==> flow/design.v <==
`timescale 1ns / 1ps
module PCPU(
	input clock,
	input enable,
	input reset,
	input start,
	input [15:0] d_datain,
	input [15:0] i_datain,
	input [3:0] select_y,
	output wire [7:0] d_addr,
	output wire [15:0] d_dataout,
	output wire d_we,
	output wire [7:0] i_addr,
	output reg [15:0] y
);
reg state,next_state;
reg [7:0] pc;
reg [15:0] id_ir,ex_ir,mem_ir,wb_ir;
reg [15:0] reg_A, reg_B, reg_C, reg_C1, smdr, smdr1, ALUo; 
reg dw, zf, nf, cf, cin;
reg [15:0] gr[0:7];
assign d_dataout = smdr1;
assign d_we = dw;
assign d_addr = reg_C[7:0];
assign i_addr = pc;
always @(posedge clock or negedge reset)
	begin
		if (!reset)
			state <= 1'b0;
		else
			state <= next_state;
	end
always @(*)
	begin
		case (state)
			1'b0 : 
				if ((enable == 1'b1) && (start == 1'b1))  
					next_state <= 1'b1;
				else	
					next_state <= 1'b0;
			1'b1 :
				if ((enable == 1'b0) || (wb_ir[15:11] == 5'b00001)) 
					next_state <= 1'b0;
				else
					next_state <= 1'b1;
		endcase
	end
always @(posedge clock or negedge reset)
	begin
		if (!reset)
			begin
				id_ir <= 16'b0000_0000_0000_0000;
				pc <= 8'b0000_0000;
			end
		else if (state ==1'b1)
			begin	
            if((ex_ir[15:11] == 5'b11010 && zf == 1'b1) || (ex_ir[15:11] == 5'b11100 && nf == 1'b1)
				    ||(ex_ir[15:11] == 5'b11011 && zf == 1'b0) || (ex_ir[15:11] == 5'b11101 && nf == 1'b0)
					 ||(ex_ir[15:11] == 5'b11110 && cin == 1'b1) || (ex_ir[15:11] == 5'b11111 && cin == 1'b0)
					 || ex_ir[15:11] == 5'b11001)
					begin
					   pc <= ALUo[7:0];
					   id_ir <= 16'b0; 
				   end
				else if(id_ir[15:11] == 5'b11000)
				   begin
                  pc <= id_ir[7:0];	 
					   id_ir <= 16'b0;
               end
				else if(id_ir[15:11] == 5'b00001)  
					begin 
					   pc <= pc; 
					   id_ir <= id_ir; 
					end		
				else if((id_ir[15:11] == 5'b00010)&&(i_datain[15:11]!=5'b11000)&&(i_datain[15:11]!=5'b00000)&&(i_datain[15:11]!=5'b00001)) 
		         begin
		           if((id_ir[10:8]==i_datain[2:0])&&((i_datain[15:11]==5'b01000)||(i_datain[15:11]==5'b10001)
					   ||(i_datain[15:11]==5'b01010)||(i_datain[15:11]==5'b10010)||(i_datain[15:11]==5'b01100)||(i_datain[15:11]==5'b01101)
						||(i_datain[15:11]==5'b01110)||(i_datain[15:11]==5'b01111)))
			           begin
			             pc <= pc;
			             id_ir <= 16'b0;
			           end
			        else if((id_ir[10:8]==i_datain[6:4])&&((i_datain[15:11]==5'b00010)||(i_datain[15:11]==5'b00011)||(i_datain[15:11]==5'b01000)
				      ||(i_datain[15:11]==5'b10001)||(i_datain[15:11]==5'b01010)||(i_datain[15:11]==5'b10010)||(i_datain[15:11]==5'b01101)
						||(i_datain[15:11]==5'b01110)||(i_datain[15:11]==5'b01111)||(i_datain[15:11]==5'b01100)||(i_datain[15:11]==5'b00100)
						||(i_datain[15:11]==5'b00110)||(i_datain[15:11]==5'b00101)||(i_datain[15:11]==5'b00111)))
			           begin
			             pc <= pc;
			             id_ir <= 16'b0;
			           end
		           else if((id_ir[10:8]==i_datain[10:8])&&((i_datain[15:11]==5'b00011)||(i_datain[15:11]==5'b10000)
				      ||(i_datain[15:11]==5'b01011)||(i_datain[15:11]==5'b11001)||(i_datain[15:11]==5'b11010)||(i_datain[15:11]==5'b11011)
					   ||(i_datain[15:11]==5'b11100)||(i_datain[15:11]==5'b11101)||(i_datain[15:11]==5'b11110)||(i_datain[15:11]==5'b11111)||(i_datain[15:11]==5'b01001)))
			           begin
			             pc <= pc;
			             id_ir <= 16'b0;
			           end
					  else
					     begin
						    pc <= pc + 1'b1;
			             id_ir <= i_datain;
						  end
				   end
				else
				   begin
					   pc <= pc + 1'b1;
					   id_ir <= i_datain;
					end
			end
         else if(state==1'b0)
				begin
				   id_ir <= id_ir;
					pc <= pc;
				end			
	end
always @(posedge clock or negedge reset)
	begin
		if (!reset)
			begin
				ex_ir <= 16'b0000_0000_0000_0000;
				reg_A <= 16'b0000_0000_0000_0000;
				reg_B <= 16'b0000_0000_0000_0000; 
				smdr <= 16'b0000_0000_0000_0000;
			end
		else if(state == 1'b1 && ((ex_ir[15:11]==5'b11010 && zf==1'b1) ||(ex_ir[15:11]==5'b11011 && zf==1'b0) 
		      ||(ex_ir[15:11]==5'b11100 && nf==1'b1) || (ex_ir[15:11]==5'b11101 && nf==1'b0) ||(ex_ir[15:11]==5'b11110 && cin==1'b1)
            ||(ex_ir[15:11]==5'b11111 && cin==1'b0) || ex_ir[15:11]==5'b11001))
              ex_ir <= 16'b0;
      else if (state == 1'b1)
			begin
				ex_ir <= id_ir;
				if ((id_ir[15:11] == 5'b11010) || (id_ir[15:11] == 5'b11011) || (id_ir[15:11] == 5'b11100) || (id_ir[15:11] == 5'b11101) 
				  || (id_ir[15:11] == 5'b11110) || (id_ir[15:11] == 5'b11111) || (id_ir[15:11] == 5'b10000) || (id_ir[15:11] == 5'b01001) 
				  || (id_ir[15:11] == 5'b01011) || (id_ir[15:11] == 5'b11001)) 
				  begin
				   if(id_ir[10:8]==ex_ir[10:8]&&(ex_ir[15:11] == 5'b01000 || ex_ir[15:11] == 5'b10000 || ex_ir[15:11] == 5'b01001 || ex_ir[15:11] == 5'b01010
						  || ex_ir[15:11] == 5'b01011 || ex_ir[15:11] == 5'b10001 || ex_ir[15:11] == 5'b10010 || ex_ir[15:11] == 5'b01101 
						  || ex_ir[15:11] == 5'b01110 || ex_ir[15:11] == 5'b01111 || ex_ir[15:11] == 5'b00100 || ex_ir[15:11] == 5'b00110
						  || ex_ir[15:11] == 5'b00101 || ex_ir[15:11] == 5'b00111 ))
					   reg_A <= ALUo; 
					else if(id_ir[10:8] == mem_ir[10:8]&&(mem_ir[15:11] == 5'b01000 || mem_ir[15:11] == 5'b10000 || mem_ir[15:11] == 5'b01001 
						    || mem_ir[15:11] == 5'b01010 || mem_ir[15:11] == 5'b01011 || mem_ir[15:11] == 5'b10001 
							 || mem_ir[15:11] == 5'b10010 || mem_ir[15:11] == 5'b01101 || mem_ir[15:11] == 5'b01110 || mem_ir[15:11] == 5'b01111 
							 || mem_ir[15:11] == 5'b00100 || mem_ir[15:11] == 5'b00110 || mem_ir[15:11] == 5'b00101 || mem_ir[15:11] == 5'b00111 
							 || mem_ir[15:11] == 5'b00010))
						     begin
							     if(mem_ir[15:11]==5'b00010)   
		                       reg_A <= d_datain;
		                    else
	                          reg_A <= reg_C;  
                       end
               else if(wb_ir[10:8] == id_ir[10:8]&&(wb_ir[15:11] == 5'b01000 || wb_ir[15:11] == 5'b10000 || wb_ir[15:11] == 5'b01001 || wb_ir[15:11] == 5'b01010
						    || wb_ir[15:11] == 5'b01011 || wb_ir[15:11] == 5'b10001 || wb_ir[15:11] == 5'b10010 || wb_ir[15:11] == 5'b01101 
						    || wb_ir[15:11] == 5'b01110 || wb_ir[15:11] == 5'b01111 || wb_ir[15:11] == 5'b00100 || wb_ir[15:11] == 5'b00110
						    || wb_ir[15:11] == 5'b00101 || wb_ir[15:11] == 5'b00111 || wb_ir[15:11] == 5'b00010 ))
                       reg_A <= reg_C1;					
					else
					   reg_A <= gr[(id_ir[10:8])]; 
				  end
				else if(id_ir[15:11] == 5'b00010 || id_ir[15:11] == 5'b00011 || id_ir[15:11] == 5'b01000 || id_ir[15:11] == 5'b01010 
				        || id_ir[15:11] == 5'b10001 || id_ir[15:11] == 5'b10010 || id_ir[15:11] == 5'b01100 || id_ir[15:11] == 5'b01101 
						  || id_ir[15:11] == 5'b01110 || id_ir[15:11] == 5'b01111 || id_ir[15:11] == 5'b00100 || id_ir[15:11] == 5'b00110 
						  || id_ir[15:11] == 5'b00101 || id_ir[15:11] == 5'b00111) 
				    begin
					   if( (ex_ir[15:11] == 5'b01000 || ex_ir[15:11] == 5'b10000 || ex_ir[15:11] == 5'b01001 || ex_ir[15:11] == 5'b01010
						  || ex_ir[15:11] == 5'b01011 || ex_ir[15:11] == 5'b10001 || ex_ir[15:11] == 5'b10010 || ex_ir[15:11] == 5'b01101 
						  || ex_ir[15:11] == 5'b01110 || ex_ir[15:11] == 5'b01111 || ex_ir[15:11] == 5'b00100 || ex_ir[15:11] == 5'b00110
						  || ex_ir[15:11] == 5'b00101 || ex_ir[15:11] == 5'b00111 )&& ex_ir[10:8] == id_ir[6:4])
						    reg_A <= ALUo;
						else if( (mem_ir[15:11] == 5'b01000 || mem_ir[15:11] == 5'b10000 || mem_ir[15:11] == 5'b01001 
						      || mem_ir[15:11] == 5'b01010 || mem_ir[15:11] == 5'b01011 || mem_ir[15:11] == 5'b10001 
							   || mem_ir[15:11] == 5'b10010 || mem_ir[15:11] == 5'b01101 || mem_ir[15:11] == 5'b01110 || mem_ir[15:11] == 5'b01111 
							   || mem_ir[15:11] == 5'b00100 || mem_ir[15:11] == 5'b00110 || mem_ir[15:11] == 5'b00101 || mem_ir[15:11] == 5'b00111 
							   || mem_ir[15:11] == 5'b00010)&& mem_ir[10:8] == id_ir[6:4])
							     if(mem_ir[15:11]==5'b00010)
	                          reg_A <= d_datain;
	                       else
							        reg_A <= reg_C;
						else if( (wb_ir[15:11] == 5'b01000 || wb_ir[15:11] == 5'b10000 || wb_ir[15:11] == 5'b01001 || wb_ir[15:11] == 5'b01010
						    || wb_ir[15:11] == 5'b01011 || wb_ir[15:11] == 5'b10001 || wb_ir[15:11] == 5'b10010 || wb_ir[15:11] == 5'b01101 
						    || wb_ir[15:11] == 5'b01110 || wb_ir[15:11] == 5'b01111 || wb_ir[15:11] == 5'b00100 || wb_ir[15:11] == 5'b00110
						    || wb_ir[15:11] == 5'b00101 || wb_ir[15:11] == 5'b00111 || wb_ir[15:11] == 5'b00010 )&& wb_ir[10:8] == id_ir[6:4])
							 reg_A <= reg_C1;
						else
						    reg_A <= gr[id_ir[6:4]]; 
					 end	
			   else if((mem_ir[15:11]==5'b11010 && zf==1'b1) ||(mem_ir[15:11]==5'b11011 && zf==1'b0) 
		          ||(mem_ir[15:11]==5'b11100 && nf==1'b1) || (mem_ir[15:11]==5'b11101 && nf==1'b0) ||(mem_ir[15:11]==5'b11110 && cin==1'b1)
                ||(mem_ir[15:11]==5'b11111 && cin==1'b0) || mem_ir[15:11]==5'b11001)
                    reg_A <= 16'b0;  
				else if(id_ir[15:11] == 5'b11000)
					reg_A <= 16'b0;
				else
					reg_A <= gr[id_ir[6:4]]; 
				if (id_ir[15:11] == 5'b00010 || id_ir[15:11] == 5'b00011 || id_ir[15:11] == 5'b00100 || (id_ir[15:11] == 5'b00110) 
				  || (id_ir[15:11] == 5'b00101) || (id_ir[15:11] == 5'b00111))
					reg_B <= {12'b0000_0000_0000, id_ir[3:0]}; 
				else if ((id_ir[15:11] == 5'b11010) || (id_ir[15:11] == 5'b11011) || (id_ir[15:11] == 5'b11100) || (id_ir[15:11] == 5'b11101)
				      || (id_ir[15:11] == 5'b11110) || (id_ir[15:11] == 5'b11111)
				      || (id_ir[15:11] == 5'b01001) || (id_ir[15:11] == 5'b01011) || (id_ir[15:11] == 5'b11001))
					reg_B <= {8'b0000_0000, id_ir[7:0]}; 
				else if(id_ir[15:11] == 5'b10000)
				   reg_B <= {id_ir[7:0], 8'b0000_0000}; 
				else if(id_ir[15:11] == 5'b01000 || id_ir[15:11] == 5'b01010 || id_ir[15:11] == 5'b10001 || id_ir[15:11] == 5'b10010 
				    || id_ir[15:11] == 5'b01100 || id_ir[15:11] == 5'b01101 || id_ir[15:11] == 5'b01110 || id_ir[15:11] == 5'b01111)
				   begin
					   if( (ex_ir[15:11] == 5'b01000 || ex_ir[15:11] == 5'b10000 || ex_ir[15:11] == 5'b01001 || ex_ir[15:11] == 5'b01010
						  || ex_ir[15:11] == 5'b01011 || ex_ir[15:11] == 5'b10001 || ex_ir[15:11] == 5'b10010 || ex_ir[15:11] == 5'b01101 
						  || ex_ir[15:11] == 5'b01110 || ex_ir[15:11] == 5'b01111 || ex_ir[15:11] == 5'b00100 || ex_ir[15:11] == 5'b00110
						  || ex_ir[15:11] == 5'b00101 || ex_ir[15:11] == 5'b00111 )&& ex_ir[10:8] == id_ir[2:0])
						    reg_B <= ALUo;
						else if( (mem_ir[15:11] == 5'b01000 || mem_ir[15:11] == 5'b10000 || mem_ir[15:11] == 5'b01001 
						   || mem_ir[15:11] == 5'b00010 || mem_ir[15:11] == 5'b01010 || mem_ir[15:11] == 5'b01011 || mem_ir[15:11] == 5'b10001 
							|| mem_ir[15:11] == 5'b10010 || mem_ir[15:11] == 5'b01101 || mem_ir[15:11] == 5'b01110 || mem_ir[15:11] == 5'b01111
							|| mem_ir[15:11] == 5'b00100 || mem_ir[15:11] == 5'b00110 || mem_ir[15:11] == 5'b00101 || mem_ir[15:11] == 5'b00111 )
							&& mem_ir[10:8] == id_ir[2:0])
                      begin
		                   if(mem_ir[15:11]==5'b00010)
		                       reg_B <= d_datain;
		                   else
		                       reg_B <= reg_C;
                      end
						else if( (wb_ir[15:11] == 5'b01000 || wb_ir[15:11] == 5'b10000 || wb_ir[15:11] == 5'b01001 || wb_ir[15:11] == 5'b01010
						   || wb_ir[15:11] == 5'b01011 || wb_ir[15:11] == 5'b10001 || wb_ir[15:11] == 5'b10010 || wb_ir[15:11] == 5'b01101 
						   || wb_ir[15:11] == 5'b01110 || wb_ir[15:11] == 5'b01111 || wb_ir[15:11] == 5'b00100 || wb_ir[15:11] == 5'b00110
						   || wb_ir[15:11] == 5'b00101 || wb_ir[15:11] == 5'b00111 || wb_ir[15:11] == 5'b00010)&& wb_ir[10:8] == id_ir[2:0])
							 reg_B <= reg_C1;
						else
						    reg_B <= gr[id_ir[2:0]]; 
					 end
				else if((mem_ir[15:11]==5'b11010 && zf==1'b1) ||(mem_ir[15:11]==5'b11011 && zf==1'b0) 
		          ||(mem_ir[15:11]==5'b11100 && nf==1'b1) || (mem_ir[15:11]==5'b11101 && nf==1'b0) ||(mem_ir[15:11]==5'b11110 && cin==1'b1)
                ||(mem_ir[15:11]==5'b11111 && cin==1'b0) || mem_ir[15:11]==5'b11001)
                    reg_B <= 16'b0; 
				else if(id_ir[15:11] == 5'b11000)
				   reg_B <= 16'b0;
				else
					reg_B <= gr[id_ir[2:0]]; 
			   if (id_ir[15:11] == 5'b00011)
				   begin
					  if(id_ir[10:8] == ex_ir[10:8] && (ex_ir[15:11] == 5'b01000 || ex_ir[15:11] == 5'b10000 || ex_ir[15:11] == 5'b01001 
					     || ex_ir[15:11] == 5'b01010 || ex_ir[15:11] == 5'b01011 || ex_ir[15:11] == 5'b10001 || ex_ir[15:11] == 5'b10010 
					     || ex_ir[15:11] == 5'b01101 || ex_ir[15:11] == 5'b01110 || ex_ir[15:11] == 5'b01111 || ex_ir[15:11] == 5'b00100 
					     || ex_ir[15:11] == 5'b00110 || ex_ir[15:11] == 5'b00101 || ex_ir[15:11] == 5'b00111 ))
						   smdr <= ALUo;
					  else if(id_ir[10:8] == mem_ir[10:8] && (mem_ir[15:11] == 5'b01000 || mem_ir[15:11] == 5'b10000 
					     || mem_ir[15:11] == 5'b01001 || mem_ir[15:11] == 5'b01010 || mem_ir[15:11] == 5'b01011 || mem_ir[15:11] == 5'b10001 
						  || mem_ir[15:11] == 5'b10010 || mem_ir[15:11] == 5'b01101 || mem_ir[15:11] == 5'b01110 || mem_ir[15:11] == 5'b01111
						  || mem_ir[15:11] == 5'b00100 || mem_ir[15:11] == 5'b00110 || mem_ir[15:11] == 5'b00101 || mem_ir[15:11] == 5'b00111
						  || mem_ir[15:11] == 5'b00010))
						   begin
		                  if(mem_ir[15:11]==5'b00010)
		                      smdr <= d_datain;
		                  else
		                      smdr <= reg_C;                  
                     end
					  else if(id_ir[10:8] == wb_ir[10:8] && (wb_ir[15:11] == 5'b01000 || wb_ir[15:11] == 5'b10000 
					     || wb_ir[15:11] == 5'b00010 || wb_ir[15:11] == 5'b01001 || wb_ir[15:11] == 5'b01010 || wb_ir[15:11] == 5'b01011 
						  || wb_ir[15:11] == 5'b10001 || wb_ir[15:11] == 5'b10010 || wb_ir[15:11] == 5'b01101 || wb_ir[15:11] == 5'b01110 
						  || wb_ir[15:11] == 5'b01111 || wb_ir[15:11] == 5'b00100 || wb_ir[15:11] == 5'b00110 || wb_ir[15:11] == 5'b00101 
						  || wb_ir[15:11] == 5'b00111 ))
						   smdr <= reg_C1;
					  else
					      smdr <= gr[id_ir[10:8]];
					end
				else
				    smdr <= gr[id_ir[10:8]];
			end
   end
reg signed [15:0] reg_A1; 
always @(*)
begin
  reg_A1 <= reg_A;
end
always @(*)
	begin
	  if(ex_ir[15:11] == 5'b01000 || ex_ir[15:11] == 5'b10000 || ex_ir[15:11] == 5'b01001) 
	     {cf, ALUo} <= reg_A + reg_B;
	  else if(ex_ir[15:11] == 5'b01100 || (ex_ir[15:11] == 5'b01010) || (ex_ir[15:11] == 5'b01011))
	     {cf, ALUo} <= reg_A - reg_B;
	  else if(ex_ir[15:11] == 5'b10001)
	     {cf, ALUo} <= reg_A + reg_B + cin;
	  else if(ex_ir[15:11] == 5'b10010)
	     {cf, ALUo} <= reg_A - reg_B - cin;
     else if(ex_ir[15:11] == 5'b01101)
        {cf, ALUo} <= reg_A & reg_B; 	  
	  else if(ex_ir[15:11] == 5'b01110)
	     {cf, ALUo} <= reg_A | reg_B;
	  else if(ex_ir[15:11] == 5'b01111)
	     {cf, ALUo} <= reg_A ^ reg_B;
	  else if(ex_ir[15:11] == 5'b00100)
	     {cf, ALUo} <= reg_A << reg_B;
	  else if(ex_ir[15:11] == 5'b00110)
	     {cf, ALUo} <= reg_A >> reg_B;
	  else if(ex_ir[15:11] == 5'b00101)
	     {cf, ALUo} <= reg_A <<< reg_B;
	  else if(ex_ir[15:11] == 5'b00111)
	     {cf, ALUo} <= reg_A1 >>> reg_B;
	  else if(ex_ir[15:11] == 5'b00010 || ex_ir[15:11] == 5'b00011 
	         || ex_ir[15:11] == 5'b11100 || ex_ir[15:11] == 5'b11101 || ex_ir[15:11] == 5'b11010 || ex_ir[15:11] == 5'b11011
				|| ex_ir[15:11] == 5'b11110 || ex_ir[15:11] == 5'b11111 || ex_ir[15:11] == 5'b11001)
		  {cf, ALUo} <= reg_A + reg_B;
	  else 
	     {cf, ALUo} <= 17'b0;
	end		
always @(posedge clock or negedge reset)
	begin
		if (!reset)
			begin
				mem_ir <= 16'b0000_0000_0000_0000;
				reg_C <= 16'b0000_0000_0000_0000;
				smdr1 <= 16'b0000_0000_0000_0000;
				zf <= 1'b0;
				nf <= 1'b0;
				cin <= 1'b0;
				dw <= 1'b0;
			end	
	   else if (state == 1'b1)
			begin
				mem_ir <= ex_ir;
				reg_C <= ALUo;
				if ((ex_ir[15:11] == 5'b01000) || (ex_ir[15:11] == 5'b01100) || (ex_ir[15:11] == 5'b10000) || (ex_ir[15:11] == 5'b01001) 
				 || (ex_ir[15:11] == 5'b10001) || (ex_ir[15:11] == 5'b01010) || (ex_ir[15:11] == 5'b01011) || (ex_ir[15:11] == 5'b10010))
					begin
						if (ALUo == 16'b0000_0000_0000_0000)
							zf <= 1'b1; 
						else
							zf <= 1'b0;
						if (ALUo[15] == 1'b1) 
							nf <= 1'b1;
						else
							nf <= 1'b0;
					end
				else
				  begin
				     zf <= zf;
					  nf <= nf;
				  end
				if ((ex_ir[15:11] == 5'b01000) || (ex_ir[15:11] == 5'b10000) || (ex_ir[15:11] == 5'b01001) || (ex_ir[15:11] == 5'b10001)
				 || (ex_ir[15:11] == 5'b01010) || (ex_ir[15:11] == 5'b01011) || (ex_ir[15:11] == 5'b10010))					
					  cin <= cf;
				else
					  cin <= cin; 
				if (ex_ir[15:11] == 5'b00011)
					begin
						dw <= 1'b1; 
						smdr1 <= smdr;
					end
				else
				   begin
					   dw <= 1'b0;
						smdr1 <= 16'b0;
					end
			end
   end	  
always @(posedge clock or negedge reset)
	begin
		if (!reset)
			begin
				wb_ir <= 16'b0000_0000_0000_0000;
				reg_C1 <= 16'b0000_0000_0000_0000;
			end	
		else if (state == 1'b1)
			begin
				wb_ir <= mem_ir;
				if (mem_ir[15:11] == 5'b00010)
						reg_C1 <= d_datain;
				else
						reg_C1 <= reg_C;
			end
   end		
always @(posedge clock or negedge reset)
	begin
		if (!reset)
			begin
				gr[7] <= 16'b0000_0000_0000_0000;
				gr[6] <= 16'b0000_0000_0000_0000;
				gr[5] <= 16'b0000_0000_0000_0000;
				gr[4] <= 16'b0000_0000_0000_0000;
				gr[3] <= 16'b0000_0000_0000_0000;
				gr[2] <= 16'b0000_0000_0000_0000;
				gr[1] <= 16'b0000_0000_0000_0000;
				gr[0] <= 16'b0000_0000_0000_0000;
			end	
		else if (state == 1'b1)
			begin
				if ((wb_ir[15:11] == 5'b00010) || (wb_ir[15:11] == 5'b01000) || (wb_ir[15:11] == 5'b10000) || (wb_ir[15:11] == 5'b01001)
				 || (wb_ir[15:11] == 5'b10001) || (wb_ir[15:11] == 5'b01010) || (wb_ir[15:11] == 5'b01011) || (wb_ir[15:11] == 5'b10010)
				 ||(wb_ir[15:11] == 5'b01101) ||(wb_ir[15:11] == 5'b01110) ||(wb_ir[15:11] == 5'b01111) || (wb_ir[15:11] == 5'b00100)
				 ||(wb_ir[15:11] == 5'b00110) ||(wb_ir[15:11] == 5'b00101) || (wb_ir[15:11] == 5'b00111))
					gr[wb_ir[10:8]] <= reg_C1; 
				else
				   gr[wb_ir[10:8]] <= gr[wb_ir[10:8]];
			end
   end		
always @(*)
begin
	case(select_y)
		4'b0000: y <= pc;
		4'b0001: y <= id_ir;
		4'b0010: y <= reg_A;
		4'b0011: y <= reg_B;
		4'b0100: y <= reg_C;
		4'b0101: y <= reg_C1;
		4'b0110: y <= {15'b000000000000000,zf};
		4'b0111: y <= {15'b000000000000000,cin};
		4'b1000: y <= {15'b000000000000000,nf};
		4'b1001: y <= gr[1];
		4'b1010: y <= gr[2];
		4'b1011: y <= gr[3];
		4'b1100: y <= gr[4];
		4'b1101: y <= gr[5];
		4'b1110: y <= gr[6];
		4'b1111: y <= gr[7];
endcase
end
endmodule
Appendix: tool output

**From RTL to reports: PCPU**

Tool output for the design above before and after an edit, in the order of the flow.
Lines under "unedited" count in the file above, lines under "edited" in the edited file.
"change" is "edited" less "unedited", of the values as shown; "relative change" is that difference over "unedited", in percent.
Operators: Yosys type, input widths -> output width; for muxes data width and select width s.
Library cell names are shortened.
The mark - stands for no value.

- Top module: PCPU
- Clock: clock
- Library: sky130hd
- Timing corner: tt_025C_1v80

**Diff**

Unified diff, file above to edited file.
A script made this edit. It changes what the design does and was not meant as an optimisation.

```diff
@@ -386,5 +386,5 @@
 		else if (state == 1'b1)
 			begin
-				if ((wb_ir[15:11] == 5'b00010) || (wb_ir[15:11] == 5'b01000) || (wb_ir[15:11] == 5'b10000) || (wb_ir[15:11] == 5'b01001)
+				if ((wb_ir[15:11] == 5'b00010) || (wb_ir[15:11] != 5'b01000) || (wb_ir[15:11] == 5'b10000) || (wb_ir[15:11] == 5'b01001)
 				 || (wb_ir[15:11] == 5'b10001) || (wb_ir[15:11] == 5'b01010) || (wb_ir[15:11] == 5'b01011) || (wb_ir[15:11] == 5'b10010)
 				 ||(wb_ir[15:11] == 5'b01101) ||(wb_ir[15:11] == 5'b01110) ||(wb_ir[15:11] == 5'b01111) || (wb_ir[15:11] == 5'b00100)
```

**Elaborated design**

Source: Yosys, flattened and elaborated. Widths are those after wreduce. Registers that Yosys merges into a memory's read port (data or address) are not register bits. Print and check cells do not count.

Cells by class:

| item | unedited | edited | change | relative change (%) |
|---|---|---|---|---|
| add/subtract/negate cells | 5 | 5 | 0 | 0.00 |
| equality and inequality tests | 174 | 175 | +1 | +0.57 |
| shifts and indexed selects | 4 | 4 | 0 | 0.00 |
| mux-type cells | 88 | 88 | 0 | 0.00 |
| bitwise gates (word level) | 9 | 9 | 0 | 0.00 |
| reduce/logical cells | 237 | 237 | 0 | 0.00 |

Operators by type and width:

| cell | unedited | edited | change | relative change (%) |
|---|---|---|---|---|
| $ne 5x4->1 const B | 0 | 1 | +1 | - |
| $logic_or 1x1->1 | 186 | 186 | 0 | 0.00 |
| $mux 16 | 58 | 58 | 0 | 0.00 |
| $eq 5x5->1 const B | 44 | 44 | 0 | 0.00 |
| $eq 5x4->1 const B | 38 | 38 | 0 | 0.00 |
| $logic_and 1x1->1 | 30 | 30 | 0 | 0.00 |
| $eq 5x3->1 const B | 20 | 20 | 0 | 0.00 |
| $eq 3x3->1 const B | 16 | 16 | 0 | 0.00 |
| $eq 3x3->1 | 13 | 13 | 0 | 0.00 |
| $mux 17 | 12 | 12 | 0 | 0.00 |
| $reduce_and 2->1 | 12 | 12 | 0 | 0.00 |
| $eq 3x2->1 const B | 8 | 8 | 0 | 0.00 |
| $eq 4x4->1 const B | 8 | 8 | 0 | 0.00 |
| $eq 5x2->1 const B | 8 | 8 | 0 | 0.00 |
| $mux 8 | 7 | 7 | 0 | 0.00 |
| $not 1->1 | 6 | 6 | 0 | 0.00 |
| $mux 1 | 5 | 5 | 0 | 0.00 |
| $eq 3x1->1 const B | 4 | 4 | 0 | 0.00 |
| $eq 4x3->1 const B | 4 | 4 | 0 | 0.00 |
| $logic_not 3->1 | 4 | 4 | 0 | 0.00 |
| $ne 4x3->1 const B | 3 | 3 | 0 | 0.00 |
| $pmux 16 s8 | 3 | 3 | 0 | 0.00 |
| $eq 4x2->1 const B | 2 | 2 | 0 | 0.00 |
| $eq 5x1->1 const B | 2 | 2 | 0 | 0.00 |
| $add 16x16->17 | 1 | 1 | 0 | 0.00 |
| $add 17x1->17 | 1 | 1 | 0 | 0.00 |
| $add 8x1->8 const B | 1 | 1 | 0 | 0.00 |
| $and 16x16->16 | 1 | 1 | 0 | 0.00 |

The list need not be complete.

Bit counts:

| item | unedited | edited | change | relative change (%) |
|---|---|---|---|---|
| register bits after elaboration | 301 | 301 | 0 | 0.00 |
| input bits | 40 | 40 | 0 | 0.00 |

**Depth**

Longest topological path by Yosys (ltp), each cell counted once; first at word level (registers and memories cut), then after technology mapping (sequential cells cut; the memories' decode and read muxes count).

Logic depth:

| item | unedited | edited | change | relative change (%) |
|---|---|---|---|---|
| depth in word-level cells | 26 | 26 | 0 | 0.00 |
| ABC_AREA | 0 | 0 | - | - |
| depth in mapped cells | 18 | 16 | -2 | -11.11 |
| mapped depth without buffers | 15 | 15 | 0 | 0.00 |

**Synthesis result**

Yosys stat after the flow's synthesis: flattened, memories mapped to cells. It holds for the ABC_AREA given above (unset counts as 0); a run with the other value may have another netlist.

Synthesis totals:

| item | unedited | edited | change | relative change (%) |
|---|---|---|---|---|
| cell count | 3175 | 3226 | +51 | +1.61 |
| mapped area (mm^2) | 0.0257284 | 0.0259762 | +0.0002478 | +0.96 |
| mapped flip-flops | 277 | 277 | 0 | 0.00 |
| buffer cells | 280 | 281 | +1 | +0.36 |

Cells by type:

| type | unedited | edited | change | relative change (%) |
|---|---|---|---|---|
| o21ai_0 | 304 | 335 | +31 | +10.20 |
| a21oi_1 | 207 | 233 | +26 | +12.56 |
| mux2i_1 | 112 | 128 | +16 | +14.29 |
| buf_1 | 23 | 36 | +13 | +56.52 |
| o21a_1 | 12 | 25 | +13 | +108.33 |
| clkbuf_1 | 213 | 201 | -12 | -5.63 |
| a31oi_1 | 42 | 30 | -12 | -28.57 |
| o21ai_1 | 25 | 13 | -12 | -48.00 |
| a211oi_1 | 46 | 57 | +11 | +23.91 |
| o22ai_1 | 26 | 37 | +11 | +42.31 |
| nand2b_1 | 31 | 22 | -9 | -29.03 |
| o2bb2ai_1 | 10 | 1 | -9 | -90.00 |
| o211ai_1 | 48 | 56 | +8 | +16.67 |
| o2111ai_1 | 13 | 5 | -8 | -61.54 |
| and4_1 | 9 | 1 | -8 | -88.89 |
| or3_1 | 14 | 21 | +7 | +50.00 |
| o32ai_1 | 2 | 9 | +7 | +350.00 |
| or2_1 | 0 | 7 | +7 | - |

The list need not be complete.

**Path before layout**

Path of least setup slack by OpenSTA after synthesis, without wires, with an ideal clock, recovery checks aside; 20% of the period is set as input and as output delay. Where synthesis merged equal registers, the netlist keeps one of their names.

Timing post-synthesis:

| item | unedited | edited | change | relative change (%) |
|---|---|---|---|---|
| path kind | register to register | register to register | - | - |
| start | reg reg_B[2] | reg reg_B[1] | - | - |
| end | reg zf | reg zf | - | - |
| clock period (ps) | 5500 | 5500 | 0 | 0.00 |
| launch time at the first pin (ps) | 0 | 0 | 0 | - |
| data arrival time (ps) | 4140 | 4393 | +253 | +6.11 |
| setup slack (ps) | 1283 | 1015 | -268 | - |
| delay of the path (ps) | 4217 | 4485 | +268 | +6.36 |
| stages | 18 | 16 | -2 | -11.11 |
| buffers on the path | 4 | 2 | -2 | -50.00 |
| synthesis period reached (ps) | 4217 | 4485 | +268 | +6.36 |

"delay of the path" is the arrival time less input delay plus setup time.
"stages": output pins that drive a net of the path, with the launching flip-flop's if there is one; two outputs of one cell count as two.
"synthesis period reached" = period - worst setup slack (recovery checks aside). The figure is calculated, with input and output delays left at 20% of the set period.
Between the ends stands the longest chain of elaborated cells between them, by number of cells; it is not shown to be the way that was timed. Of several equally long chains one is given.
A line is the first line of the expression or statement that the cell stems from. Yosys adds cells for indexed reads and writes and turns some case tables into memories.
A register here has more assigning lines than the two given.

Between the ends, post-synthesis, unedited:
- Cells stage by stage: dfrtp_1 buf_2 inv_2 buf_2 buf_1 ha_1 buf_6 a21o_1 a31oi_1 nand4_1 nor4_2 nor4b_4 xnor2_1 nor2_1 a2111oi_2 nor4b_1 nand4_1 o21ai_1
- Cells in the longest elaborated chain: 15
- Elaborated cells between the ends (all ways): 25
- Classes of those cells: 4 x add/sub; 4 x shift; 13 x mux; 3 x logic; 1 x reduce/logical

RTL lines, path post-synthesis, unedited:

| item | line | source |
|---|---|---|
| start: declaration | 19 | `reg [15:0] reg_A, reg_B, reg_C, reg_C1, smdr, smdr1, ALUo;` |
| start: assignment | 198 | `reg_B <= {12'b0000_0000_0000, id_ir[3:0]};` |
| start: assignment | 202 | `reg_B <= {8'b0000_0000, id_ir[7:0]};` |
| $add 16x16->17 | 303 | `{cf, ALUo} <= reg_A + reg_B;` |
| $mux 17 | 300 | `else if(ex_ir[15:11] == 5'b00010 \|\| ex_ir[15:11] == 5'b00011` |
| $mux 17 | 298 | `else if(ex_ir[15:11] == 5'b00111)` |
| $mux 17 | 296 | `else if(ex_ir[15:11] == 5'b00101)` |
| $mux 17 | 294 | `else if(ex_ir[15:11] == 5'b00110)` |
| $mux 17 | 292 | `else if(ex_ir[15:11] == 5'b00100)` |
| $mux 17 | 290 | `else if(ex_ir[15:11] == 5'b01111)` |
| $mux 17 | 288 | `else if(ex_ir[15:11] == 5'b01110)` |
| $mux 17 | 286 | `else if(ex_ir[15:11] == 5'b01101)` |
| $mux 17 | 284 | `else if(ex_ir[15:11] == 5'b10010)` |
| $mux 17 | 282 | `else if(ex_ir[15:11] == 5'b10001)` |
| $mux 17 | 280 | `else if(ex_ir[15:11] == 5'b01100 \|\| (ex_ir[15:11] == 5'b01010) \|\| (ex_ir[15:11] == 5'b01011))` |
| $mux 17 | 278 | `if(ex_ir[15:11] == 5'b01000 \|\| ex_ir[15:11] == 5'b10000 \|\| ex_ir[15:11] == 5'b01001)` |
| $logic_not 16->1 | 326 | `if (ALUo == 16'b0000_0000_0000_0000)` |
| $mux 1 | 326 |  |
| end: assignment | 327 | `zf <= 1'b1;` |
| end: assignment | 337 | `zf <= zf;` |
| end: declaration | 20 | `reg dw, zf, nf, cf, cin;` |

Between the ends, post-synthesis, edited:
- Cells stage by stage: dfrtp_1 buf_2 inv_2 buf_1 ha_1 a211o_1 a2111oi_0 o221ai_1 or2_2 nor4_2 xor2_1 a221oi_1 a21oi_2 nand2b_1 or4_1 o31ai_2
- Cells in the longest elaborated chain: 15
- Elaborated cells between the ends (all ways): 25
- Classes of those cells: 4 x add/sub; 4 x shift; 13 x mux; 3 x logic; 1 x reduce/logical

RTL lines, path post-synthesis, edited:

| item | line | source |
|---|---|---|
| start: declaration | 19 | `reg [15:0] reg_A, reg_B, reg_C, reg_C1, smdr, smdr1, ALUo;` |
| start: assignment | 198 | `reg_B <= {12'b0000_0000_0000, id_ir[3:0]};` |
| start: assignment | 202 | `reg_B <= {8'b0000_0000, id_ir[7:0]};` |
| $add 16x16->17 | 303 | `{cf, ALUo} <= reg_A + reg_B;` |
| $mux 17 | 300 | `else if(ex_ir[15:11] == 5'b00010 \|\| ex_ir[15:11] == 5'b00011` |
| $mux 17 | 298 | `else if(ex_ir[15:11] == 5'b00111)` |
| $mux 17 | 296 | `else if(ex_ir[15:11] == 5'b00101)` |
| $mux 17 | 294 | `else if(ex_ir[15:11] == 5'b00110)` |
| $mux 17 | 292 | `else if(ex_ir[15:11] == 5'b00100)` |
| $mux 17 | 290 | `else if(ex_ir[15:11] == 5'b01111)` |
| $mux 17 | 288 | `else if(ex_ir[15:11] == 5'b01110)` |
| $mux 17 | 286 | `else if(ex_ir[15:11] == 5'b01101)` |
| $mux 17 | 284 | `else if(ex_ir[15:11] == 5'b10010)` |
| $mux 17 | 282 | `else if(ex_ir[15:11] == 5'b10001)` |
| $mux 17 | 280 | `else if(ex_ir[15:11] == 5'b01100 \|\| (ex_ir[15:11] == 5'b01010) \|\| (ex_ir[15:11] == 5'b01011))` |
| $mux 17 | 278 | `if(ex_ir[15:11] == 5'b01000 \|\| ex_ir[15:11] == 5'b10000 \|\| ex_ir[15:11] == 5'b01001)` |
| $logic_not 16->1 | 326 | `if (ALUo == 16'b0000_0000_0000_0000)` |
| $mux 1 | 326 |  |
| end: assignment | 327 | `zf <= 1'b1;` |
| end: assignment | 337 | `zf <= zf;` |
| end: declaration | 20 | `reg dw, zf, nf, cf, cin;` |

**Path in the finished layout**

From the final timing report of each run of pair A: the path of least setup slack in the routed layout; clock arrival at registers is part of the times.
The path's times are printed in steps of 10 ps; the period is the one set.

Timing after layout:

| item | unedited | edited | change | relative change (%) |
|---|---|---|---|---|
| path kind | register to register | input to output | - | - |
| start | reg reg_B[2] | in select_y[3] | - | - |
| end | reg smdr[6] | out y[7] | - | - |
| clock period (ps) | 5230 | 5230 | 0 | 0.00 |
| output delay (ps) | - | 1050 | - | - |
| launch time at the first pin (ps) | 550 | 1050 | +500 | +90.91 |
| data arrival time (ps) | 5380 | 4080 | -1300 | -24.16 |
| setup slack (ps) | 310 | 100 | -210 | - |
| stages | 14 | 8 | -6 | -42.86 |
| buffers on the path | 1 | 3 | +2 | +200.00 |

Between the ends stands the longest chain of elaborated cells between them, by number of cells; it is not shown to be the way that was timed. Of several equally long chains one is given.
A register here has more assigning lines than the two given.

Between the ends, after layout, unedited:
- Cells stage by stage: dfrtp_1 inv_2 ha_1 a21oi_1 o221ai_2 xnor2_1 or4_1 o21ai_0 a32oi_1 buf_2 nor2_1 a21oi_1 a21oi_1 o21ai_0
- Cells in the longest elaborated chain: 15
- Elaborated cells between the ends (all ways): 22
- Classes of those cells: 4 x add/sub; 4 x shift; 14 x mux

RTL lines, path after layout, unedited:

| item | line | source |
|---|---|---|
| start: declaration | 19 | `reg [15:0] reg_A, reg_B, reg_C, reg_C1, smdr, smdr1, ALUo;` |
| start: assignment | 198 | `reg_B <= {12'b0000_0000_0000, id_ir[3:0]};` |
| start: assignment | 202 | `reg_B <= {8'b0000_0000, id_ir[7:0]};` |
| $add 16x16->17 | 303 | `{cf, ALUo} <= reg_A + reg_B;` |
| $mux 17 | 300 | `else if(ex_ir[15:11] == 5'b00010 \|\| ex_ir[15:11] == 5'b00011` |
| $mux 17 | 298 | `else if(ex_ir[15:11] == 5'b00111)` |
| $mux 17 | 296 | `else if(ex_ir[15:11] == 5'b00101)` |
| $mux 17 | 294 | `else if(ex_ir[15:11] == 5'b00110)` |
| $mux 17 | 292 | `else if(ex_ir[15:11] == 5'b00100)` |
| $mux 17 | 290 | `else if(ex_ir[15:11] == 5'b01111)` |
| $mux 17 | 288 | `else if(ex_ir[15:11] == 5'b01110)` |
| $mux 17 | 286 | `else if(ex_ir[15:11] == 5'b01101)` |
| $mux 17 | 284 | `else if(ex_ir[15:11] == 5'b10010)` |
| $mux 17 | 282 | `else if(ex_ir[15:11] == 5'b10001)` |
| $mux 17 | 280 | `else if(ex_ir[15:11] == 5'b01100 \|\| (ex_ir[15:11] == 5'b01010) \|\| (ex_ir[15:11] == 5'b01011))` |
| $mux 17 | 278 | `if(ex_ir[15:11] == 5'b01000 \|\| ex_ir[15:11] == 5'b10000 \|\| ex_ir[15:11] == 5'b01001)` |
| $mux 16 | 242 | `if(id_ir[10:8] == ex_ir[10:8] && (ex_ir[15:11] == 5'b01000 \|\| ex_ir[15:11] == 5'b10000 \|\| ex_ir[15:11] == 5'b0 ...` |
| $mux 16 | 240 | `if (id_ir[15:11] == 5'b00011)` |
| end: assignment | 246 | `smdr <= ALUo;` |
| end: assignment | 254 | `smdr <= d_datain;` |
| end: declaration | 19 |  |

Between the ends, after layout, edited:
- Cells stage by stage: clkdlybuf4s50_1 nand2_1 nor2_1 buf_4 a22o_1 a221oi_1 a31oi_1 clkdlybuf4s50_1
- Cells in the longest elaborated chain: 2
- Elaborated cells between the ends (all ways): 17
- RTL lines with such cells: 1
- Classes of those cells: 15 x eq/ne; 1 x mux; 1 x reduce/logical

RTL lines, path after layout, edited:

| item | line | source |
|---|---|---|
| start: declaration | 9 | `input [3:0] select_y,` |
| $eq 4x4->1 | 399 | `case(select_y)` |
| $pmux 16 s16 | 399 |  |
| end: declaration | 14 | `output reg [15:0] y` |

**Flow runs**

Runs of the flow (Yosys, OpenROAD) on both versions; the two runs of a pair have the same settings. The constraints put input and output delay at 20% of the set period each and load the outputs with 0.01 pF.

Flow settings, pair A:
- CORE_UTILIZATION: 40
- period_ns: 5.23
- CAP_MARGIN: 20
- CORE_MARGIN: 2
- SLEW_MARGIN: 20

Final reports, pair A:

| item | unedited | edited | change | relative change (%) |
|---|---|---|---|---|
| chip area after synthesis (Yosys) (mm^2) | 0.0257284 | 0.0259762 | +0.0002478 | +0.96 |
| total die area (mm^2) | 0.0663655 | 0.0669956 | +0.0006301 | +0.95 |
| standard-cell area of the final layout (mm^2) | 0.0290066 | 0.0293794 | +0.0003728 | +1.29 |
| post-route utilization (%) | 45.8 | 45.7 | -0.1 | - |
| smallest setup slack (ps) | 306 | 103 | -203 | - |
| setup total negative slack (ps) | 0 | 0 | 0 | - |
| power consumption (uW) | 24137 | 24492 | +355 | +1.47 |
| reached clock period (ps) | 4924 | 5127 | +203 | +4.12 |

Flow settings, pair B:
- CELL_PAD_IN_SITES_DETAIL_PLACEMENT: 1
- CELL_PAD_IN_SITES_GLOBAL_PLACEMENT: 1
- CORE_ASPECT_RATIO: 0.85
- CORE_UTILIZATION: 32
- CTS_CLUSTER_SIZE: 44
- GPL_ROUTABILITY_DRIVEN: 0
- GPL_TIMING_DRIVEN: 1
- HOLD_SLACK_MARGIN: 0.13
- PLACE_DENSITY_LB_ADDON: 0.03
- SETUP_SLACK_MARGIN: 0.87
- SLEW_MARGIN: 5
- period_ns: 5.14
- CAP_MARGIN: 20
- CORE_MARGIN: 2

Final reports, pair B:

| item | unedited | edited | change | relative change (%) |
|---|---|---|---|---|
| chip area after synthesis (Yosys) (mm^2) | 0.0257284 | 0.0259762 | +0.0002478 | +0.96 |
| total die area (mm^2) | 0.0826929 | 0.0834773 | +0.0007844 | +0.95 |
| standard-cell area of the final layout (mm^2) | 0.0301564 | 0.0309172 | +0.0007608 | +2.52 |
| post-route utilization (%) | 38.0 | 38.4 | +0.4 | - |
| smallest setup slack (ps) | 806 | 838 | +32 | - |
| setup total negative slack (ps) | 0 | 0 | 0 | - |
| worst hold slack (ps) | 497 | 494 | -3 | - |
| power consumption (uW) | 26136 | 26505 | +369 | +1.41 |
| reached clock period (ps) | 4334 | 4302 | -32 | -0.74 |

"reached clock period" means the clock period less the worst setup slack. The figure is calculated, with input and output delays left at 20% of the set period.
By "power consumption" is meant OpenSTA's value without simulated activity: inputs other than the clock are taken to toggle once in ten clock periods, and the tool carries that through the logic.
